==> flow/design.v <==
module AudioADC
(
input rst,  
input AUD_BCLK,  
input AUD_ADCLRCK,  
input AUD_ADCDAT,  
output reg done,
output reg [31:0]digital_signal_out
);
parameter START = 3'd0, RECIEVE = 3'd1, DONE = 3'd2, ERROR = 3'd3;
reg [2:0]S, NS;
reg [4:0]bits_left;
reg [31:0]temp_data;
always @(posedge AUD_BCLK or negedge rst)
begin
	if(rst == 1'b0)
		S <= START;
	else
		S <= NS;
end
always @ (posedge AUD_BCLK or negedge rst)
begin
	if(rst == 0)
	begin
		done <= 1'b0;
		bits_left <= 5'd31;
		digital_signal_out <= 31'd0;
	end
	else		
		case(S)
			START: 
			begin
				done <= 1'b0;
				bits_left <= 5'd31;
			end
			RECIEVE:
			begin
				bits_left <= bits_left - 5'd1;
				temp_data[bits_left] <= AUD_ADCDAT;
			end	
			DONE:
			begin
				done <= 1'b1;
				bits_left <= 5'd31;			
				digital_signal_out <= temp_data;
			end	
		endcase
end
always @ (*)
begin
	case (S)
		START:
		begin
			if(AUD_ADCLRCK == 1'd1)
				NS = RECIEVE;
			else
				NS = START;
		end
		RECIEVE:
		begin
			if(bits_left == 5'd0)
				NS = DONE;
			else
				NS = RECIEVE;
		end
		DONE: NS = START;
		ERROR: NS = ERROR;
		default: NS = ERROR;
	endcase
end
endmodule
module AudioDAC
(
input rst,
input AUD_BCLK,  
input AUD_DACLRCK,  
input [31:0]digital_signal_in,
output reg done,
output reg AUD_DACDAT  
);
parameter START = 3'd0, SEND = 3'd1, DONE = 3'd2, ERROR = 3'd3;
reg [2:0]S, NS;
reg [4:0]bits_left;
reg [31:0]temp_data;
always @(posedge AUD_BCLK or negedge rst)
begin
	if(rst == 1'b0)
		S <= START;
	else
		S <= NS;
end
always @ (posedge AUD_BCLK or negedge rst)
begin
	if(rst == 0)
		begin
			done <= 1'b0;
			bits_left <= 5'd31;
			temp_data <= 32'd0;
		end
	else
		case(S)
			START:
			begin
				done <= 1'b0;
				bits_left <= 5'd31;
				temp_data <= digital_signal_in;
			end
			SEND: bits_left <= bits_left - 5'd1;
			DONE:
			begin
				done <= 1'b1;				
				bits_left <= 5'd31;
			end
		endcase
end
always @ (*)
begin
	AUD_DACDAT = temp_data[bits_left];
	case (S)
		START:
		begin
			if(AUD_DACLRCK == 1)
				NS = SEND;
			else
				NS = START;	
		end
		SEND:
		begin
			if(bits_left == 5'd0)
				NS = DONE;
			else
				NS = SEND;
		end
		DONE: NS = START;
		ERROR: NS = ERROR;
		default: NS = ERROR;
	endcase
end
endmodule
module LowPassFilter
(
input rst,
input AUDIO_CLK, 
input AUD_DACLRCK, 
input [31:0]currentADCData,
output reg [31:0]lowPassFilterOutput
);
reg [31:0]lastAudioIn;
reg [31:0]lastOutput;
wire signed [31:0]leftAudio = {{16{currentADCData[31]}}, currentADCData[31:16]};
wire signed [31:0]leftLastOutput = {{16{lastOutput[31]}}, lastOutput[31:16]};
reg signed [31:0]leftResult;
wire signed [31:0]rightAudio = { {16{currentADCData[15]}}, currentADCData[15:0]};
wire signed [31:0]rightLastOutput = {{16{lastOutput[15]}}, lastOutput[15:0]};
reg signed [31:0]rightResult;
always @ (*)
begin
	leftResult = (($signed(32'd16) * $signed(leftAudio)) / $signed(32'd141)) + (($signed(32'd125) * $signed(leftLastOutput)) / $signed(32'd141));
	rightResult = (($signed(32'd16) * $signed(rightAudio)) / $signed(32'd141)) + (($signed(32'd125) * $signed(rightLastOutput)) / $signed(32'd141));
	lowPassFilterOutput[31:16] = leftResult[15:0];
	lowPassFilterOutput[15:0] =  rightResult[15:0];
end
always @ (posedge AUDIO_CLK or negedge rst)
begin	
	if(rst == 0)
		lastOutput <= 32'd0;
	else 
		if(AUD_DACLRCK == 1'b1)
			lastOutput <= lowPassFilterOutput;
end
endmodule
module HighPassFilter
(
input rst,
input AUDIO_CLK, 
input AUD_DACLRCK,  
input [31:0]currentADCData,
output reg [31:0]highPassFilterOutput
);
reg [31:0]lastAudioIn;
reg [31:0]lastOutput;
wire signed [31:0]leftAudio = {{16{currentADCData[31]}}, currentADCData[31:16]};
wire signed [31:0]leftLastOutput = {{16{lastOutput[31]}}, lastOutput[31:16]};
wire signed [31:0]leftLastInput = { {16{lastAudioIn[31]}}, lastAudioIn[31:16]};
reg signed [31:0]leftResult;
wire signed [31:0]rightAudio = {{16{currentADCData[15]}}, currentADCData[15:0]};
wire signed [31:0]rightLastOutput = {{16{lastOutput[15]}}, lastOutput[15:0]};
wire signed [31:0]rightLastInput = {{16{lastAudioIn[15]}}, lastAudioIn[15:0]};
reg signed [31:0]rightResult;
always @ (*)
begin
	leftResult = (($signed(32'd16) * ($signed(leftLastOutput) + $signed(leftAudio) - $signed(leftLastInput))) / $signed(32'd141));
	rightResult = (($signed(32'd16) * ($signed(rightLastOutput) + $signed(rightAudio) - $signed(rightLastInput))) / $signed(32'd141));
	highPassFilterOutput[31:16] = leftResult[15:0];
	highPassFilterOutput[15:0] =  rightResult[15:0];
end
always @ (posedge AUDIO_CLK or negedge rst)
begin	
	if(rst == 0)
	begin
		lastOutput <= 32'd0;
		lastAudioIn <= 32'd0;
	end
	else 
		if(AUD_DACLRCK == 1'b1)
		begin
			lastOutput <= highPassFilterOutput;
			lastAudioIn <= currentADCData;
		end
end
endmodule
module EchoFilter
(
input rst,
input AUDIO_CLK, 
input AUD_DACLRCK, 
input [31:0]currentADCData,
output reg [31:0]echoFilterOutput
);
reg [31:0]lastAudioIn;
wire signed [31:0]leftAudio = {{16{currentADCData[31]}}, currentADCData[31:16]};
wire signed [31:0]leftLastInput = {{16{lastAudioIn[31]}}, lastAudioIn[31:16]};
reg signed [31:0]leftResult;
wire signed [31:0]rightAudio = {{16{currentADCData[15]}}, currentADCData[15:0]};
wire signed [31:0]rightLastInput = {{16{lastAudioIn[15]}}, lastAudioIn[15:0]};
reg signed [31:0]rightResult;
always @ (*)
begin
	leftResult = (($signed(32'd3) * $signed(leftLastInput)) / $signed(32'd4)) + $signed(leftAudio) ;
	rightResult = (($signed(32'd3) * $signed(rightLastInput)) / $signed(32'd4)) + $signed(rightAudio);
	echoFilterOutput[31:16] = leftResult[15:0];
	echoFilterOutput[15:0] =  rightResult[15:0];
end
always @ (posedge AUDIO_CLK or negedge rst)
begin	
	if(rst == 0)
		lastAudioIn <= 32'd0;
	else 
		if(AUD_DACLRCK == 1'b1)
			lastAudioIn <= currentADCData;
end
endmodule
module audio_core
(
	input AUD_BCLK,
	input rst,
	input [2:0]SW,
	input AUD_ADCLRCK,
	input AUD_ADCDAT,
	input AUD_DACLRCK,
	output AUD_DACDAT
);
wire DACDone;
wire ADCDone;
wire [31:0]currentADCData;
reg [31:0]currentDACData;
AudioDAC myDAC(
	rst,  
	AUD_BCLK,  
	AUD_DACLRCK,  
	currentDACData,  
	DACDone,  
	AUD_DACDAT  
);
AudioADC myADC(
	rst,  
	AUD_BCLK,  
	AUD_ADCLRCK,  
	AUD_ADCDAT,  
	ADCDone,  
	currentADCData  
);
wire [31:0]lowPassFilterOutput;
LowPassFilter lowpass(rst, AUD_BCLK, AUD_DACLRCK, currentADCData, lowPassFilterOutput);
wire [31:0]highPassFilterOutput;
HighPassFilter highpass(rst, AUD_BCLK, AUD_DACLRCK, currentADCData, highPassFilterOutput);
wire [31:0]echoFilterOutput;
EchoFilter echo(rst, AUD_BCLK, AUD_DACLRCK, currentADCData, echoFilterOutput);
always @(*)
begin
	case({SW[2], SW[1], SW[0]})
		3'b001: currentDACData = lowPassFilterOutput; 
		3'b010: currentDACData = highPassFilterOutput; 
		3'b100: currentDACData = echoFilterOutput; 
		default: currentDACData = currentADCData;
	endcase
end
endmodule
From RTL to reports: audio_core
What the tools print for audio_core, step after step.
Line numbers count from 1 in the design file above.
Cell names lack the library's common part.
The mark - stands for no value.
- top: audio_core
- clock input: AUD_BCLK
- library: sky130hd
- library corner: tt_025C_1v80

Elaborated design
Yosys after proc, flatten, opt, wreduce and memory -nomap, before mapping. Memory bits, and registers merged into a memory's read port (data or address), are not among the register bits. Print and check cells are not counted. Equal cells are merged and count once.
- add/sub/neg operators: 13
- $mul: 4
- divide/modulo/power cells: 6
- noted eq/ne operators: 7
- noted shift operators: 3
- multiplexer cells at 9
- bitwise logic cells at 5
- reductions and logical operators at 11
- operator list (kind ; number):
    32-bit by 9-bit divider with 32-bit output (second input constant) ; 6
    8-bit by 16-bit multiplier with 24-bit output (first input constant) ; 2
    3-bit by 16-bit multiplier with 19-bit output (first input constant) ; 2
    32-bit parallel mux with 3-bit select ; 1
    16-bit adder ; 4
    17-bit by 16-bit subtractor with 18-bit output ; 2
    16-bit by 16-bit adder with 17-bit output ; 2
    1-bit by 6-bit variable shift with 32-bit output ; 1
    1-bit by 6-bit variable shift with 32-bit output (first input constant) ; 1
    16-bit by 1-bit adder with 16-bit output ; 2
    32-bit AND ; 1
    32-bit OR ; 1
    32-bit by 5-bit variable part select with 1-bit output ; 1
    32-bit inverter ; 1
    5-bit parallel mux with 2-bit select ; 2
    3-bit parallel mux with 3-bit select ; 2
    5-bit by 1-bit subtractor with 5-bit output (second input constant) ; 2
    5-bit zero test ; 2
    3-bit by 1-bit equality test with 1-bit output (second input constant) ; 3
    3-bit by 2-bit equality test with 1-bit output (second input constant) ; 3
    2-bit OR reduction ; 4
    3-bit zero test ; 2
    5-bit negator with 6-bit output ; 1
    2-bit nonzero test ; 2
    2-bit 2-to-1 mux ; 2
    3-bit equality test (second input constant) ; 1
    1-bit AND ; 2
    2-bit AND reduction ; 1
    1-bit 2-to-1 mux ; 2
- register bits: 208
- input port bits at 8
- output and inout bits at 1
- elaborated cells: 68

Longest topological paths
Yosys ltp: most cells in a row. Word level: on the elaborated netlist, between registers, memories and ports. Mapped: between sequential cells and ports; inverters and the memories' decode and read muxes count.
- depth after elaboration at 6
- noted ABC_AREA: 0
- gate-level depth with buffers: 105
- mapped depth without buffers: 94

After synthesis
Source: synth_stat.txt of the flow (Yosys; design flattened, memories mapped). It holds for the ABC_AREA given above (unset counts as 0); a run with the other value may have another netlist.
- cell count: 7529
- synthesis area at 55061.6 µm²
- area of sequential cells at 5380.2 µm²
- mapped flip-flops at 208
- buffers at 274
- cell types (cell ; number ; area in all (µm²)):
    ha_1 ; 332 ; 4.15E+03
    xnor2_1 ; 474 ; 4.15E+03
    dfrtp_1 ; 164 ; 4.1E+03
    fa_1 ; 156 ; 3.12E+03
    nand2_1 ; 697 ; 2.62E+03
    o21ai_0 ; 498 ; 2492.39
    inv_1 ; 637 ; 2.39E+03
    a21oi_1 ; 458 ; 2.29E+03
    nor2_1 ; 595 ; 2.23E+03
    mux2i_1 ; 134 ; 1.34E+03
    mux2_2 ; 114 ; 1.28E+03
    xor2_1 ; 142 ; 1.24E+03
    nand3_1 ; 226 ; 1.13E+03
    a21o_1 ; 145 ; 1.09E+03
    nor3_1 ; 218 ; 1.09E+03
    edfxtp_1 ; 32 ; 960.922
    a211oi_1 ; 107 ; 803.27
    clkbuf_1 ; 206 ; 773.242
Other cell types: 130; their cells: 2194.
By module: a second synthesis without flattening, with its own total; a netlist apart from the flattened one above.
- noted cell total of the unflattened synthesis: 7526
- area (unflattened synthesis) at 57884.3 µm²
Each row is one instance without its submodules.
- by module (module ; times used ; cells ; area (µm²) ; seq. area (µm²)):
    LowPassFilter ; 1 ; 4227 ; 30626.9 ; 800.8
    HighPassFilter ; 1 ; 2304 ; 16766.1 ; 1601.5
    EchoFilter ; 1 ; 463 ; 4300.4 ; 800.8
    AudioADC ; 1 ; 252 ; 3350.7 ; 1994.4
    AudioDAC ; 1 ; 124 ; 1854.3 ; 1033.5
    audio_core ; 1 ; 156 ; 985.9 ; 0.0

Path before layout
Source: OpenSTA report_checks on the synthesized netlist (no wires, ideal clock, input and output delay 20% of the period each), path of least setup slack; recovery checks are left aside. Register names are those of the netlist, which keeps one name where synthesis merged equal registers.
- kind: reg2reg
- from: register lowpass.lastOutput[23]
- to: register lowpass.lastOutput[31]
- period: 40.0 ns
- setup time at 0.090 ns
- launch time at the first pin at 0.000 ns
- arrival time at 21.895 ns
- required time: 39.910 ns
- slack at 18.015 ns
- noted delay of the path: 21.985 ns
- noted driving pins on the path: 97
- path buffers at 5
- synthesis period reached at 21.985 ns
"delay of the path" is the arrival time less input delay plus setup time.
"driving pins on the path": output pins that drive a net of the path, with the launching flip-flop's if there is one; two outputs of one cell count as two.
"synthesis period reached" is the clock period less the worst setup slack; recovery checks do not enter. This is arithmetic on one report: input and output delays are still those of the set period (20% each).
The rows between start and end are the longest chain of elaborated cells between them; the timing report does not say that the signal goes this way. Where chains are equally long, one stands for them.
Each line given opens the expression or statement behind the cell; cells for indexed reads and writes are added by Yosys, which also makes memories of some case tables.
- cells stage by stage: dfrtp_1 -> inv_1 -> fa_1 -> fa_1 -> inv_1 -> fa_1 -> inv_1 -> fa_1 -> inv_1 -> ha_1 -> buf_6 -> a2111oi_4 -> a21boi_4 -> o211ai_1 -> nor4b_2 -> nand4_1 -> or3_1 -> buf_2 -> [61 not listed] -> a21oi_1 -> o21bai_1 -> a21oi_1 -> o21bai_1 -> a21oi_1 -> o21bai_1 -> a21oi_1 -> o21bai_1 -> a21oi_1 -> o21bai_1 -> a21oi_1 -> o21bai_1 -> a21oi_1 -> xnor2_1 -> xnor2_1 -> nor4_1 -> nand3_1 -> o221ai_1
- noted cells in the longest elaborated chain: 3
- elaborated cells on any way between the ends: 3
- RTL lines with such cells at 1
- those cells by class: add/sub (1); mul (1); div (1)
- ends and longest elaborated chain, post-synthesis (item ; RTL line ; source):
    from (decl) ; 149 ; reg [31:0]lastOutput;
    from (assign) ; 166 ; lastOutput <= 32'd0;
    from (assign) ; 169 ; lastOutput <= lowPassFilterOutput;
    8-bit by 16-bit multiplier with 24-bit output ; 158 ; leftResult = (($signed(32'd16) * $signed(leftAudio)) / $signed(32'd141)) + (($signed(32'd125) * $signed(leftLa ...
    32-bit by 9-bit divider with 32-bit output ; 158 ;
    16-bit adder ; 158 ;
    to (assign) ; 166 ;
    to (assign) ; 169 ;
    to (decl) ; 149 ;

Timing after layout
From the final timing report of flow run A: the path of least setup slack in the routed layout; clock arrival at registers is part of the times.
- kind: reg2reg
- from: register lowpass.lastOutput[22]
- to: register lowpass.lastOutput[31]
- period: 30.8 ns
- setup time at 0.09 ns
- launch time at the first pin at 0.55 ns
- arrival time at 27.83 ns
- required time: 31.26 ns
- slack at 3.43 ns
- noted driving pins on the path: 90
- path buffers at 0
The rows between start and end are the longest chain of elaborated cells between them; the timing report does not say that the signal goes this way. Where chains are equally long, one stands for them.
- cells stage by stage: dfrtp_1 -> inv_1 -> fa_1 -> fa_1 -> inv_1 -> fa_1 -> inv_1 -> fa_1 -> inv_1 -> ha_1 -> a2111oi_4 -> o21ai_1 -> a21oi_1 -> xor2_1 -> nand4_1 -> nor4_2 -> a21oi_2 -> mux2_4 -> [54 not listed] -> xnor2_1 -> ha_1 -> a21oi_1 -> o21bai_1 -> a21oi_1 -> o21bai_1 -> a21oi_1 -> o21bai_1 -> a21oi_1 -> o21bai_1 -> a21oi_1 -> o21bai_1 -> a21oi_1 -> xnor2_1 -> xnor2_1 -> nor4_1 -> nand3_1 -> o221ai_1
- noted cells in the longest elaborated chain: 3
- elaborated cells on any way between the ends: 3
- RTL lines with such cells at 1
- those cells by class: add/sub (1); mul (1); div (1)
- ends and longest elaborated chain, after layout (item ; RTL line ; source):
    from (decl) ; 149 ; reg [31:0]lastOutput;
    from (assign) ; 166 ; lastOutput <= 32'd0;
    from (assign) ; 169 ; lastOutput <= lowPassFilterOutput;
    8-bit by 16-bit multiplier with 24-bit output ; 158 ; leftResult = (($signed(32'd16) * $signed(leftAudio)) / $signed(32'd141)) + (($signed(32'd125) * $signed(leftLa ...
    32-bit by 9-bit divider with 32-bit output ; 158 ;
    16-bit adder ; 158 ;
    to (assign) ; 166 ;
    to (assign) ; 169 ;
    to (decl) ; 149 ;

# Flow runs of audio_core

Design audio_core on sky130hd. What follows are 3 stored runs of the flow, each under its own settings; their order means nothing. The constraints put input and output delay at 20% of the set period each and load the outputs with 0.01 pF.
"clock period achieved": clock period set for the run, less the worst setup slack. It is reckoned from that one timing run; input and output delays stay at 20% of the period that was set.
"allowed time less slack (worst setup path)" is the time allowed to the run's worst setup path (the clock period less input and output delay, where it has them) less its slack. Clock arrival times count: a late capture clock shortens it, a late launch clock lengthens it.

Flow run A

==> flow/run.sh <==
#!/bin/bash
# the make line also repeats the synthesis and layout settings of config.mk as NAME=value (left out here)
make -C /OpenROAD-flow-scripts/flow DESIGN_CONFIG=/design/flow/config.mk WORK_HOME=/design/flow/orfs CLKGATE_MAP_FILE= finish
==> flow/config.mk <==
export PLATFORM = sky130hd
export DESIGN_NAME = audio_core
export DESIGN_NICKNAME = audio_core
export VERILOG_FILES = /design/flow/design.v
export SDC_FILE = /design/flow/constraint.sdc
export NUM_CORES = 4
export LEC_CHECK = 0
export CAP_MARGIN = 20
export CELL_PAD_IN_SITES_DETAIL_PLACEMENT = 1
export CORE_ASPECT_RATIO = 1.17
export CORE_MARGIN = 7
export CORE_UTILIZATION = 27
export CTS_CLUSTER_DIAMETER = 206
export HOLD_SLACK_MARGIN = 0.02
export PLACE_DENSITY_LB_ADDON = 0.03
export SLEW_MARGIN = 35
export TNS_END_PERCENT = 40
==> flow/constraint.sdc <==
create_clock -name core_clock -period 30.8 [get_ports {AUD_BCLK}]
set_input_delay 6.1600 -clock core_clock [delete_from_list [all_inputs] [get_ports {AUD_BCLK}]]
set_output_delay 6.1600 -clock core_clock [all_outputs]
set_load 0.01 [all_outputs]

Measured in flow run A:
- total negative slack at 0.000 ns
- worst setup slack after layout at 3.431 ns
- smallest hold slack: 0.456 ns
- noted the overall die area: 216811.0 µm²
- netlist area reported by Yosys: 55061.6 µm²
- clock period achieved: 27.369 ns
- allowed time less slack (worst setup path): 27.37 ns
- worst setup path kind: reg2reg
- noted the post-layout utilization: 0.292
- area of the standard cells in the finished layout at 59203.0 µm²

Flow run B

==> flow/run.sh <==
#!/bin/bash
# the make line also repeats the synthesis and layout settings of config.mk as NAME=value (left out here)
make -C /OpenROAD-flow-scripts/flow DESIGN_CONFIG=/design/flow/config.mk WORK_HOME=/design/flow/orfs CLKGATE_MAP_FILE= finish
==> flow/config.mk <==
export PLATFORM = sky130hd
export DESIGN_NAME = audio_core
export DESIGN_NICKNAME = audio_core
export VERILOG_FILES = /design/flow/design.v
export SDC_FILE = /design/flow/constraint.sdc
export NUM_CORES = 4
export LEC_CHECK = 0
export ABC_AREA = 1
export CAP_MARGIN = 20
export CELL_PAD_IN_SITES_DETAIL_PLACEMENT = 0
export CORE_ASPECT_RATIO = 1.17
export CORE_MARGIN = 10
export CORE_UTILIZATION = 37
export CTS_CLUSTER_DIAMETER = 218
export CTS_CLUSTER_SIZE = 96
export GPL_ROUTABILITY_DRIVEN = 0
export MAX_ROUTING_LAYER = met4
export PLACE_DENSITY_LB_ADDON = 0.03
export SLEW_MARGIN = 35
export TNS_END_PERCENT = 20
==> flow/constraint.sdc <==
create_clock -name core_clock -period 21.5 [get_ports {AUD_BCLK}]
set_input_delay 4.3000 -clock core_clock [delete_from_list [all_inputs] [get_ports {AUD_BCLK}]]
set_output_delay 4.3000 -clock core_clock [all_outputs]
set_load 0.01 [all_outputs]

Measured in flow run B:
- total negative slack at 0.000 ns
- worst setup slack after layout at 1.896 ns
- smallest hold slack: 0.505 ns
- noted the overall die area: 150249.0 µm²
- netlist area reported by Yosys: 49987.9 µm²
- clock period achieved: 19.604 ns
- allowed time less slack (worst setup path): 19.60 ns
- worst setup path kind: reg2reg
- noted the post-layout utilization: 0.401
- area of the standard cells in the finished layout at 53747.8 µm²

Flow run C

==> flow/run.sh <==
#!/bin/bash
# the make line also repeats the synthesis and layout settings of config.mk as NAME=value (left out here)
make -C /OpenROAD-flow-scripts/flow DESIGN_CONFIG=/design/flow/config.mk WORK_HOME=/design/flow/orfs CLKGATE_MAP_FILE= finish
==> flow/config.mk <==
export PLATFORM = sky130hd
export DESIGN_NAME = audio_core
export DESIGN_NICKNAME = audio_core
export VERILOG_FILES = /design/flow/design.v
export SDC_FILE = /design/flow/constraint.sdc
export NUM_CORES = 4
export LEC_CHECK = 0
export CAP_MARGIN = 20
export CELL_PAD_IN_SITES_DETAIL_PLACEMENT = 2
export CELL_PAD_IN_SITES_GLOBAL_PLACEMENT = 0
export CORE_ASPECT_RATIO = 0.59
export CORE_MARGIN = 2
export CORE_UTILIZATION = 44
export CTS_CLUSTER_DIAMETER = 316
export GPL_ROUTABILITY_DRIVEN = 1
export GPL_TIMING_DRIVEN = 0
export SLEW_MARGIN = 20
export TNS_END_PERCENT = 100
==> flow/constraint.sdc <==
create_clock -name core_clock -period 20.3 [get_ports {AUD_BCLK}]
set_input_delay 4.0600 -clock core_clock [delete_from_list [all_inputs] [get_ports {AUD_BCLK}]]
set_output_delay 4.0600 -clock core_clock [all_outputs]
set_load 0.01 [all_outputs]

Flow run C: stopped before the end: clock tree synthesis reported DPL-0033.
